==> flow/design.v <==
module clkdivider( input PCLK, input PRESERN, output wire newclk, output wire rise );
reg[1:0] counter;
always@(posedge PCLK)
begin
    if(!PRESERN)
        counter <= 2'd0;
    else
        counter <= counter + 1;
end
assign newclk = counter[1];
assign rise = (counter == 2'b01);
endmodule
module clkdivider_vgaFlash(input PCLK, input PRESERN, output wire newclk, output wire rise );
reg[19:0] counter;
always@(posedge PCLK)
begin
    if(!PRESERN)
        counter <= 20'd0;
    else
        counter <= counter + 1;
end
assign newclk = counter[19];
assign rise = (counter == 20'h7FFFF);
endmodule
module halfclk( input PCLK, input PRESERN, input en, output wire newclk, output wire rise );
reg counter;
always@(posedge PCLK)
begin
    if(!PRESERN)
        counter <= 1'b0;
    else if(en)
        counter <= counter + 1;
end
assign newclk = counter;
assign rise = en & ~counter;
endmodule
module vgacontrol(  
input PCLK, 				 
input PRESERN, 				 
input PSEL, 				 
input PENABLE, 				 
output wire PREADY, 		 
output wire PSLVERR,		 
input PWRITE,				 
input [31:0] PADDR,			 
input wire [31:0] PWDATA,	 
output reg [31:0] PRDATA,	 
output HS, 
output VS, 
output reg vga_R,
output reg vga_G,
output reg vga_B,
input SW,
input SW2,
input SW3
);
assign PSLVERR = 0;
assign PREADY = 1;
reg [31:0] player1;
reg [31:0] player2;
reg [31:0] whichplayer;
reg [31:0] winner;
wire player1_score;
wire player2_score;
wire p1_p;
wire p2_p;
wire p_u;
wire win_out;
wire pwin_out1;
wire pwin_out2;
wire player1_write = (PSEL & PENABLE & PWRITE & (PADDR[11:0] == 12'h104));
wire player2_write = (PSEL & PENABLE & PWRITE & (PADDR[11:0] == 12'h108));
wire whichplayer_write = (PSEL & PENABLE & PWRITE & (PADDR[11:0] == 12'h114));
wire winner_write = (PSEL & PENABLE & PWRITE & (PADDR[11:0] == 12'h118));
wire SWDebounce;
wire SWDebounce2;
wire SWDebounce3;
wire pwin1_out;
wire pwin2_out;
wire quarterclk, quarter_rise;
wire flashclk, flash_rise, half_flash, half_rise, quarter_flash, quarter_flash_rise;
Button_Debouncer db1(PCLK, PRESERN, SW, SWDebounce);
Button_Debouncer db2(PCLK, PRESERN, SW2, SWDebounce2);
Button_Debouncer db3(PCLK, PRESERN, SW3, SWDebounce3);
always @(posedge PCLK) 		 
begin
    if(!PRESERN)
        PRDATA <= 32'd0;
    else if(PADDR[11:0] == 12'h100)
    begin
        PRDATA[31:1] <= 31'h00000000;				 
        PRDATA[0] <= SWDebounce; 	 
    end
    else if(PADDR[11:0] == 12'h104)
    begin				
        PRDATA <= player1;
    end
    else if(PADDR[11:0] == 12'h108)
    begin				
        PRDATA <= player2;
    end
    else if(PADDR[11:0] == 12'h10C)
    begin
        PRDATA[31:1] <= 31'h00000000;				 
        PRDATA[0] <= SWDebounce2; 
    end
    else if(PADDR[11:0] == 12'h114)
    begin				 
        PRDATA <= whichplayer; 
    end
    else if(PADDR[11:0] == 12'h118)
    begin
        PRDATA[31:1] <= 31'h00000000;				 
        PRDATA[0] <= SWDebounce3; 
    end
end
always @(posedge PCLK) 		 
begin
	if(!PRESERN)
    begin
        player1 <= 32'd0;
        player2 <= 32'd0;
        whichplayer <= 32'd0;
        winner <= 32'd0;
    end
    else if(player1_write)
        player1 <= PWDATA;
	else if(player2_write)
        player2 <= PWDATA;
    else if(whichplayer_write)
        whichplayer <= PWDATA;
    else if(winner_write)
        winner <= PWDATA;
end
wire inDisplayArea;
wire [9:0] CounterX;
wire [8:0] CounterY;
hvsync_generator syncgen(.clk(PCLK), .rst(PRESERN), .en(quarter_rise), .vga_h_sync(HS), .vga_v_sync(VS), 
                            .inDisplayArea(inDisplayArea), .CounterX(CounterX), .CounterY(CounterY));
wire border = (CounterX[9:3]==0) || (CounterX[9:3]==79) || (CounterY[8:3]==0) || (CounterY[8:3]==60) || (CounterX[9:3]==40) || (CounterX[9:3]==39);
scoreDraw sd1(player1, player1_score, 32'd16, 32'd22, CounterX, CounterY, 8'd1);
scoreDraw sd2(player2, player2_score, 32'd56, 32'd22, CounterX, CounterY, 8'd1);
pscoreDraw ps1(CounterX, CounterY, 2, 2, 0, p1_p);
pscoreDraw ps2(CounterX, CounterY, 42, 2, 1, p2_p);
whichDraw wd(CounterX, CounterY, whichplayer, p_u);
pwinDraw pw1(PCLK, CounterX, CounterY, 22, 2, 1, pwin1_out);
pwinDraw pw2(PCLK, CounterX, CounterY, 22, 2, 2, pwin2_out);
winnerDraw wn(PCLK, PRESERN, flash_rise, CounterX, CounterY, 10, 40, win_out);
wire R = (winner>0) ? (win_out | ((winner == 1) ? (pwin1_out  | (~win_out&~pwin1_out&flashclk)) : (~win_out&~pwin2_out&flashclk))) : (border | player1_score | player2_score | p1_p);
wire G = (winner>0) ? (win_out | ((winner == 1) ? (~win_out&~pwin1_out&half_flash) : (~win_out&~pwin2_out&half_flash))) : (border | player1_score | player2_score | p_u);
wire B = (winner>0) ? (win_out | ((winner == 2) ? (pwin2_out  | (~win_out&~pwin2_out&quarter_flash)) : (~win_out&~pwin1_out&quarter_flash))) : (border | player1_score | player2_score | p2_p);
clkdivider cd(PCLK, PRESERN, quarterclk, quarter_rise);
clkdivider_vgaFlash cdf(PCLK, PRESERN, flashclk, flash_rise);
halfclk hc1(PCLK, PRESERN, flash_rise, half_flash, half_rise);
halfclk hc2(PCLK, PRESERN, half_rise, quarter_flash, quarter_flash_rise);
always @(posedge PCLK)
begin
  if(!PRESERN)
  begin
    vga_R <= 1'b0;
    vga_G <= 1'b0;
    vga_B <= 1'b0;
  end
  else if(quarter_rise)
  begin
    vga_R <= R & inDisplayArea;
    vga_G <= G & inDisplayArea;
    vga_B <= B & inDisplayArea;
  end
end
endmodule
module hvsync_generator(clk, rst, en, vga_h_sync, vga_v_sync, inDisplayArea, CounterX, CounterY);
input clk;
input rst;
input en;
output vga_h_sync, vga_v_sync;
output inDisplayArea;
output [9:0] CounterX;
output [8:0] CounterY;
reg [9:0] CounterX;
reg [8:0] CounterY;
wire CounterXmaxed = (CounterX==10'h2FF);
always @(posedge clk)
if(!rst)
	CounterX <= 0;
else if(en)
begin
if(CounterXmaxed)
	CounterX <= 0;
else
	CounterX <= CounterX + 1;
end
always @(posedge clk)
if(!rst)
	CounterY <= 0;
else if(en)
begin
if(CounterXmaxed) CounterY <= CounterY + 1;
end
reg	vga_HS, vga_VS;
always @(posedge clk)
if(!rst)
begin
	vga_HS <= 1'b0;
	vga_VS <= 1'b0;
end
else if(en)
begin
	vga_HS <= (CounterX[9:4]==6'h2D);  
	vga_VS <= (CounterY==500);  
end
reg inDisplayArea;
always @(posedge clk)
if(!rst)
	inDisplayArea <= 1'b0;
else if(en)
begin
if(inDisplayArea==0)
	inDisplayArea <= (CounterXmaxed) && (CounterY<480);
else
	inDisplayArea <= !(CounterX==639);
end
assign vga_h_sync = ~vga_HS;
assign vga_v_sync = ~vga_VS;
endmodule
module Button_Debouncer(
input clk,
input rst,  
input PB_in,  
output reg PB_out  
);
    reg [15:0] PB_cnt;  
    reg [1:0] sync;  
    always @(posedge clk)
        sync[1:0] <= {sync[0],~PB_in};
    wire PB_idle = (PB_out==sync[1]);  
    wire PB_cnt_max = &PB_cnt;  
    always @(posedge clk) 
    begin
        if(!rst)
        begin
            PB_cnt <= 16'd0;
            PB_out <= 1'b0;
        end
        else if(PB_idle)
            PB_cnt<= 16'd0;  
        else 
        begin
            PB_cnt<= PB_cnt + 16'd1;  
            if(PB_cnt_max)
            PB_out<= ~PB_out;  
        end
    end
endmodule
module draw(input [31:0]CounterX, input [31:0]CounterY, input [31:0]leftx, input [31:0]rightx, input [31:0]topy, input [31:0]boty, output box);  
    assign box = (((CounterX[9:3]>=leftx) && (CounterX[9:3]<(rightx))) && ((CounterY[8:3]>=topy) && (CounterY[8:3]<(boty))));
endmodule
module numbershift(input [31:0]number, output reg player_shift, input [31:0]x, input [31:0]y, input [31:0]CounterX, input [31:0]CounterY, input [7:0]scale);
    parameter S = 5; parameter C = 16; parameter O = 0; parameter R = 17; parameter E = 18; parameter P = 19; parameter Wl = 20; parameter Wr = 21; parameter N = 22;
    wire box1,box2,box3,box4,box5,box6,box7;    
    draw d1(CounterX, CounterY, x, x+(4 << scale), y, y+(1<<scale), box1);  
    draw d2(CounterX, CounterY, x, x+(4 << scale), y+(8 << scale), y+(8 << scale) + (1 << scale), box2);  
    draw d3(CounterX, CounterY, x, x+(1<<scale), y, y+(4 << scale) + (1 << scale), box3);  
    draw d4(CounterX, CounterY, x, x+(1<<scale), y+(4 << scale), y+(8 << scale) + (1 << scale), box4);  
    draw d5(CounterX, CounterY, x+(4 << scale) - (1 << scale), x+(4 << scale), y, y+(4 << scale) + (1 << scale), box5);  
    draw d6(CounterX, CounterY, x+(4 << scale) - (1 << scale), x+(4 << scale), y+(4 << scale), y+(8 << scale) + (1 << scale), box6);  
    draw d7(CounterX, CounterY, x, x+(4 << scale), y+(4 << scale), y+(4 << scale) + (1 << scale), box7);  
    always @*
    begin
        if(number == 32'd0)
            player_shift = box1 | box2 | box3 | box4 | box5 | box6;
        else if(number == 32'd1)
            player_shift = box3 | box4;
         else if(number == 32'd2)
            player_shift = box1 | box5 | box7 | box4 | box2;
         else if(number == 32'd3)
            player_shift = box1 | box5 | box7 | box6 | box2;
         else if(number == 32'd4)
            player_shift = box3 | box5 | box6 | box7;
         else if(number == 32'd5)
            player_shift = box1 | box2 | box3 | box6 | box7;        
         else if(number == 32'd6)
            player_shift = box1 | box2 | box3 | box4 | box6 | box7;        
         else if(number == 32'd7)
            player_shift = box1 | box5 | box6;        
         else if(number == 32'd8)
            player_shift = box1 | box2 | box3 | box4 | box5 | box6 | box7;        
         else if(number == 32'd9)
            player_shift = box1 | box3 | box5 | box6 | box7;
         else if(number == 32'd16)
            player_shift = box1 | box2 | box3 | box4;
         else if(number == 32'd17)
            player_shift = box1 | box3 | box4;
         else if(number == 32'd18)
            player_shift = box1 | box2 | box3 | box4 | box7;  
         else if(number == 32'd19)
            player_shift = box1 | box3 | box4 | box5 | box7;
         else if(number == 32'd20)
            player_shift = box2 | box3 | box4 | box6;
         else if(number == 32'd21)
            player_shift = box2 | box5 | box6;         
         else if(number == 32'd22)
            player_shift = box1 | box3 | box4 | box5 | box6;
         else
            player_shift = 0;
    end
endmodule
module scoreDraw(input [31:0]number, output reg player_shift, input [31:0]x, input [31:0]y, input [31:0]CounterX, input [31:0]CounterY, input [7:0]scale);
    wire player_shift1, player_shift2, player_shift3;
    numbershift n1(number, player_shift1, x, y, CounterX, CounterY, scale);
    numbershift n2(32'd1, player_shift2, x-5, y, CounterX, CounterY, scale);
    numbershift n3(number-10, player_shift3, x+5, y, CounterX, CounterY, scale);
    always @*
    begin
        if(number < 10 || number >15)
            player_shift = player_shift1;
        else
            player_shift = player_shift2 | player_shift3;
    end
endmodule
module pscoreDraw(input [31:0]CounterX, input [31:0]CounterY, input [31:0]x, input [31:0]y, input player, output player_shift);
    parameter spacing = 5;
    wire p, one_two, s, c, o, r, e;
    numbershift ns1(19, p, x, y, CounterX, CounterY, 0);  
    numbershift ns2(player+1, one_two, x+5, y, CounterX, CounterY, 0);  
    numbershift ns3(5, s, x+12, y, CounterX, CounterY, 0);  
    numbershift ns4(16, c, x+17, y, CounterX, CounterY, 0);  
    numbershift ns5(0, o, x+22, y, CounterX, CounterY, 0);  
    numbershift ns6(17, r, x+27, y, CounterX, CounterY, 0);  
    numbershift ns7(18, e, x+32, y, CounterX, CounterY, 0);  
    assign player_shift = p | one_two | s | c | o | r | e;
endmodule
module winnerDraw(input clk, input rst, input en, input [31:0]CounterX, input [31:0]CounterY, input [31:0]x, input [31:0]y, output win_out);
    wire w1, w2, i, n1, n2, e, r;
    reg tiny;
    always@(posedge clk)
    begin
        if(!rst)
            tiny <= 1'b0;
        else if(en)
            tiny <= ~tiny;
    end
    numbershift ns1(20, w1, x, y, CounterX, CounterY, 1);  
    numbershift ns2(21, w2, x+7, y, CounterX, CounterY, 1);  
    numbershift ns3(1, i, x+20, y, CounterX, CounterY, 1);  
    numbershift ns4(22, n1, x+26, y, CounterX, CounterY, 1);  
    numbershift ns5(22, n2, x+36, y, CounterX, CounterY, 1);  
    numbershift ns6(18, e, x+46, y, CounterX, CounterY, 1);  
    numbershift ns7(17, r, x+56, y, CounterX, CounterY, 1);  
    assign win_out = (w1 | w2 | i | n1 | n2 | e | r) & tiny;
endmodule
module pwinDraw(input clk, input [31:0]CounterX, input [31:0]CounterY, input [31:0]x, input [31:0]y, input [31:0]winner, output pwin_out);
    parameter spacing = 5;
    wire p, num;
    numbershift ns1(19, p, x, y, CounterX, CounterY, 2);  
    numbershift ns2(winner, num, x+24, y, CounterX, CounterY, 2);  
    assign pwin_out = (p | num);
endmodule
module whichDraw(input [31:0]CounterX, input [31:0]CounterY, input [31:0]player, output underline);
    wire box1, box2;
    draw d1(CounterX, CounterY, 2, 38, 12, 13, box1);
    draw d2(CounterX, CounterY, 43, 78, 12, 13, box2);
    assign underline = (player[0]) ? box2: box1;
endmodule
Step by step through the tools: vgacontrol
The steps from the RTL of vgacontrol to its reports follow in flow order. Line numbers count from 1 in the design file above. A cell with n/a has no value.

Top: vgacontrol. Clock input: PCLK. Library: sky130hd. Timing corner: tt_025C_1v80.

After elaboration
Source: Yosys, flattened and elaborated, memories not mapped. Widths are those after wreduce. Registers that Yosys merges into a memory's read port (data or address) are not register bits. Print and check cells do not count. Equal cells are merged and count once.

The entry for register bits after elaboration reads 267. The entry for bits of input ports reads 72. Output and inout port bits: 39. The figure for word-level cells is 867.

The entry for add/subtract/negate cells reads 11. For magnitude comparators the number is 110. Under equal/unequal tests stands 85. The entry for mux-type cells reads 90. The figure for bitwise gates (word level) is 291. The figure for reductions and logical operators is 252.

Operators with widths (count): 32-bit by 5-bit == test with 1-bit output with constant B (28); 32-bit by 3-bit == test with 1-bit output with constant B (16); 32-bit by 2-bit == test with 1-bit output with constant B (9); 32-bit by 4-bit == test with 1-bit output with constant B (8); 1-bit bitwise OR (252); 1-bit logical AND (225); 32-bit by 1-bit == test with 1-bit output with constant B (5); 31-bit 2-to-1 mux (5); 32-bit logical NOT (4); 7-bit by 6-bit greater-or-equal comparator with 1-bit output with constant B (17); 7-bit by 6-bit < comparator with 1-bit output with constant B (17); 1-bit 2-to-1 mux (84); 12-bit by 9-bit == test with 1-bit output with constant B (6); 7-bit by 5-bit greater-or-equal comparator with 1-bit output with constant B (10); 32-bit by 4-bit subtractor with 32-bit output with constant B (2); 32-bit by 4-bit greater-than comparator with 1-bit output with constant B (2); 32-bit by 4-bit < comparator with 1-bit output with constant B (2); 7-bit by 5-bit < comparator with 1-bit output with constant B (9); 7-bit < comparator with constant B (9); 17-bit AND reduction (3); 16-bit by 1-bit adder with 16-bit output with constant B (3); 6-bit < comparator with constant B (6); 7-bit greater-or-equal comparator with constant B (5); 32-bit by 1-bit greater-than comparator with 1-bit output with constant B (1); 6-bit greater-or-equal comparator with constant B (5); 7-bit by 4-bit < comparator with 1-bit output with constant B (4); 7-bit by 4-bit greater-or-equal comparator with 1-bit output with constant B (3); 1-bit inverter (20).

Other operator kinds: 38; their cells: 79.

Logic depth
Depth = most cells in a row (Yosys ltp): at word level without a register or memory, in the mapped netlist without a sequential cell, where the memories' decode and read muxes count.

Under word-level depth stands 31. The entry for ABC_AREA reads 0. Under mapped depth stands 13. For gate-level depth less buffers the number is 11.

Netlist
Source: synth_stat.txt of the flow (Yosys; design flattened, memories mapped). It holds for the ABC_AREA given above (unset counts as 0); a run with the other value may have another netlist.

Cells by type (count): sky130_fd_sc_hd__dfxtp_1 (267); sky130_fd_sc_hd__nand2_1 (389); sky130_fd_sc_hd__a21boi_0 (134); sky130_fd_sc_hd__nor2_1 (124); sky130_fd_sc_hd__a21oi_1 (87); sky130_fd_sc_hd__clkbuf_1 (112); sky130_fd_sc_hd__xnor2_1 (41); sky130_fd_sc_hd__xor2_1 (40); sky130_fd_sc_hd__a222oi_1 (31); sky130_fd_sc_hd__o21ai_0 (56); sky130_fd_sc_hd__nand3_1 (53); sky130_fd_sc_hd__nor3_1 (47); sky130_fd_sc_hd__nand4_1 (35); sky130_fd_sc_hd__nor4_1 (35); sky130_fd_sc_hd__nor2b_1 (30); sky130_fd_sc_hd__and2_1 (29); sky130_fd_sc_hd__and3_1 (23); sky130_fd_sc_hd__or3_1 (21).

Other cell types: 68; their cells: 315.

The figure for cells in the netlist is 1869. The entry for mapped area reads 14443.9 µm². The entry for flip-flop cells reads 267. For buffer cells the number is 135.

The figures by module come from a second, unflattened synthesis with its own total; it is not the netlist above.

For cell total of the unflattened synthesis the number is 80398. For area total of the unflattened synthesis the number is 579482.0 µm².

Each row is one instance without its submodules.

By module: numbershift (times used 31, cells 1670, area 12096.6 µm²); draw (times used 219, cells 115, area 813.3 µm²); (name not given) (times used 2, cells 474, area 3409.5 µm²); vgacontrol (times used 1, cells 768, area 6461.2 µm²); (name not given) (times used 2, cells 292, area 1924.3 µm²); winnerDraw (times used 1, cells 491, area 3577.2 µm²); Button_Debouncer (times used 3, cells 83, area 812.0 µm²); pwinDraw (times used 2, cells 81, area 554.3 µm²); hvsync_generator (times used 1, cells 123, area 1059.8 µm²); clkdivider_vgaFlash (times used 1, cells 101, area 867.1 µm²); halfclk (times used 2, cells 4, area 47.5 µm²); clkdivider (times used 1, cells 6, area 83.8 µm²); whichDraw (times used 1, cells 3, area 22.5 µm²).

Path before layout
OpenSTA on the mapped netlist: ideal clock, no wires. The path of least setup slack (recovery checks aside). Input and output delay are each 20% of the period. Register names are those of the netlist, which keeps one name where synthesis merged equal registers.

Path kind: input to register. Start point: in PADDR[1]. End point: reg player1[0]. Clock period: 10.0 ns. The entry for external input delay reads 2.000 ns. The entry for library setup time reads 0.122 ns. Arrival: 3.671 ns. Data required time: 9.878 ns. Slack: 6.206 ns. For path delay the number is 1.793 ns. Driving pins on the path: 9. The figure for path buffers is 2. The entry for period reached after synthesis reads 3.794 ns.

"path delay" = arrival - input delay + setup time. "driving pins on the path" counts driving pins, that of a launching flip-flop among them; a cell with two outputs on the path counts twice. "period reached after synthesis" is the clock period less the worst setup slack; recovery checks do not enter. This is arithmetic on one report: input and output delays are still those of the set period (20% each). Between the ends stands the longest chain of elaborated cells between them, by number of cells; it is not shown to be the way that was timed. Of several equally long chains one is given. Each line given opens the expression or statement behind the cell; cells for indexed reads and writes are added by Yosys, which also makes memories of some case tables.

Cell sequence: sky130_fd_sc_hd__nor4_1 > sky130_fd_sc_hd__and3_1 > sky130_fd_sc_hd__nand2_1 > sky130_fd_sc_hd__or3_1 > sky130_fd_sc_hd__or2_2 > sky130_fd_sc_hd__clkbuf_1 > sky130_fd_sc_hd__clkbuf_1 > sky130_fd_sc_hd__nand2_1 > sky130_fd_sc_hd__a21boi_0. Length of the longest elaborated chain: 2.

RTL lines, path after synthesis: start: declaration (RTL line 45) `input [31:0] PADDR,`; 12-bit by 9-bit == test with 1-bit output (RTL line 71) `wire player1_write = (PSEL & PENABLE & PWRITE & (PADDR[11:0] == 12'h104));`; 1-bit AND (RTL line 71); end: assignment (RTL line 121) `player1 <= 32'd0;`; end: assignment (RTL line 127) `player1 <= PWDATA;`; end: declaration (RTL line 59) `reg [31:0] player1;`.

Worst path after layout
Path of least setup slack in the final report of run 1 (OpenROAD, finished layout, wires in). Where an end is a register, its clock arrival counts in the times.

Path kind: register to register. Start point: reg syncgen.CounterY[8]. End point: reg vga_G. Clock period: 3.18 ns. The entry for library setup time reads 0.11 ns. Arrival: 3.60 ns. Data required time: 3.61 ns. Slack: 0.01 ns. Driving pins on the path: 12. The figure for path buffers is 2.

Between the ends stands the longest chain of elaborated cells between them, by number of cells; it is not shown to be the way that was timed. Of several equally long chains one is given.

Cell sequence: sky130_fd_sc_hd__dfxtp_2 > sky130_fd_sc_hd__nor3b_2 > sky130_fd_sc_hd__buf_12 > sky130_fd_sc_hd__a22o_4 > sky130_fd_sc_hd__or3_1 > sky130_fd_sc_hd__a31o_1 > sky130_fd_sc_hd__or3_1 > sky130_fd_sc_hd__a311o_1 > sky130_fd_sc_hd__a2111oi_4 > sky130_fd_sc_hd__buf_4 > sky130_fd_sc_hd__and4_4 > sky130_fd_sc_hd__o22ai_1. Length of the longest elaborated chain: 31.

RTL lines, path post-layout: start: declaration (RTL line 179) `output [8:0] CounterY;`; start: assignment (RTL line 195) `CounterY <= 0;`; start: assignment (RTL line 198) `if(CounterXmaxed) CounterY <= CounterY + 1;`; 6-bit by 5-bit greater-or-equal comparator with 1-bit output (RTL line 256) `assign box = (((CounterX[9:3]>=leftx) && (CounterX[9:3]<(rightx))) && ((CounterY[8:3]>=topy) && (CounterY[8:3] ...`; 1-bit logical AND (2 in a row) (RTL line 256); 1-bit bitwise OR (4 in a row) (RTL line 303) `player_shift = box1 | box3 | box4 | box5 | box6;`; 1-bit 2-to-1 mux (RTL line 302) `else if(number == 32'd22)`; 1-bit 2-to-1 mux (RTL line 300) `else if(number == 32'd21)`; 1-bit 2-to-1 mux (RTL line 298) `else if(number == 32'd20)`; 1-bit 2-to-1 mux (RTL line 296) `else if(number == 32'd19)`; (+11 left out); 1-bit 2-to-1 mux (RTL line 272) `else if(number == 32'd1)`; 1-bit 2-to-1 mux (RTL line 270) `if(number == 32'd0)`; 1-bit bitwise OR (RTL line 318) `player_shift = player_shift2 | player_shift3;`; 1-bit 2-to-1 mux (RTL line 315) `if(number < 10 || number >15)`; 1-bit bitwise OR (3 in a row) (RTL line 150) `wire G = (winner>0) ? (win_out | ((winner == 1) ? (~win_out&~pwin1_out&half_flash) : (~win_out&~pwin2_out&half ...`; 1-bit 2-to-1 mux (RTL line 150); 1-bit AND (RTL line 167) `vga_G <= G & inDisplayArea;`; end: assignment (RTL line 161) `vga_G <= 1'b0;`; end: assignment (RTL line 167); end: declaration (RTL line 51) `output reg vga_G,`.

Add stored flow runs of vgacontrol

Module vgacontrol, platform sky130hd: 3 stored runs of the flow (Yosys, OpenROAD) with differing settings, in no particular order. Input and output delays are each 20% of the period that was set; the output load is 0.01 pF. "period achieved" is the run's clock period less its worst setup slack. It is reckoned from that one timing run; input and output delays stay at 20% of the period that was set. By "critical setup path time" is meant the share of the clock period that the worst setup path is allowed (20% is reserved at inputs, 20% at outputs), minus its slack. Clock arrival times at its registers enter into it. "total power after layout" rests on the timing tool's default activity at the inputs, not on a simulated workload.

Run 1 has these settings: CAP_MARGIN 10; CORE_ASPECT_RATIO 1.62; CORE_UTILIZATION 67; GPL_ROUTABILITY_DRIVEN 0; PLACE_DENSITY_LB_ADDON 0.12; period_ns 3.18; CORE_MARGIN 2; SLEW_MARGIN 20. The measured synthesis area is 14443.9 µm². For the die area the run shows 22782.5 µm². For the standard-cell area of the final layout the run shows 17690.7 µm². The measured post-route utilization is 83.2 %. For the setup slack of the worst path the run shows 0.009 ns. The total negative slack is 0.000 ns. The measured lowest hold slack is 0.340 ns. The total power after layout stands at 6671 uW. The period achieved is 3.171 ns. The measured critical setup path time is 3.17 ns. Kind of the worst setup path: register to register.

Run 2 has these settings: ABC_AREA 1; CAP_MARGIN 0; CELL_PAD_IN_SITES_DETAIL_PLACEMENT 1; CORE_ASPECT_RATIO 0.74; CORE_MARGIN 2; CORE_UTILIZATION 69; CTS_CLUSTER_DIAMETER 96; GPL_ROUTABILITY_DRIVEN 0; GPL_TIMING_DRIVEN 0; HOLD_SLACK_MARGIN 0.11; MAX_ROUTING_LAYER met4; MIN_ROUTING_LAYER met1; PLACE_DENSITY_LB_ADDON 0.06; SETUP_SLACK_MARGIN 0.12; SLEW_MARGIN 30; TNS_END_PERCENT 70; period_ns 2.88. Outcome: not finished: placement ended with error DPL-0033.

Run 3 has these settings: CAP_MARGIN 25; CELL_PAD_IN_SITES_DETAIL_PLACEMENT 1; CELL_PAD_IN_SITES_GLOBAL_PLACEMENT 3; CORE_ASPECT_RATIO 0.83; CORE_MARGIN 3; CORE_UTILIZATION 40; CTS_CLUSTER_SIZE 37; MIN_ROUTING_LAYER met2; PLACE_DENSITY_LB_ADDON 0.03; TNS_END_PERCENT 80; period_ns 3.64; SLEW_MARGIN 20. The measured synthesis area is 14443.9 µm². For the die area the run shows 38435.6 µm². For the standard-cell area of the final layout the run shows 17301.6 µm². The measured post-route utilization is 49.3 %. For the setup slack of the worst path the run shows 0.157 ns. The total negative slack is 0.000 ns. The measured lowest hold slack is 0.328 ns. The total power after layout stands at 6640 uW. The period achieved is 3.483 ns. The measured critical setup path time is 3.48 ns. Kind of the worst setup path: register to register.
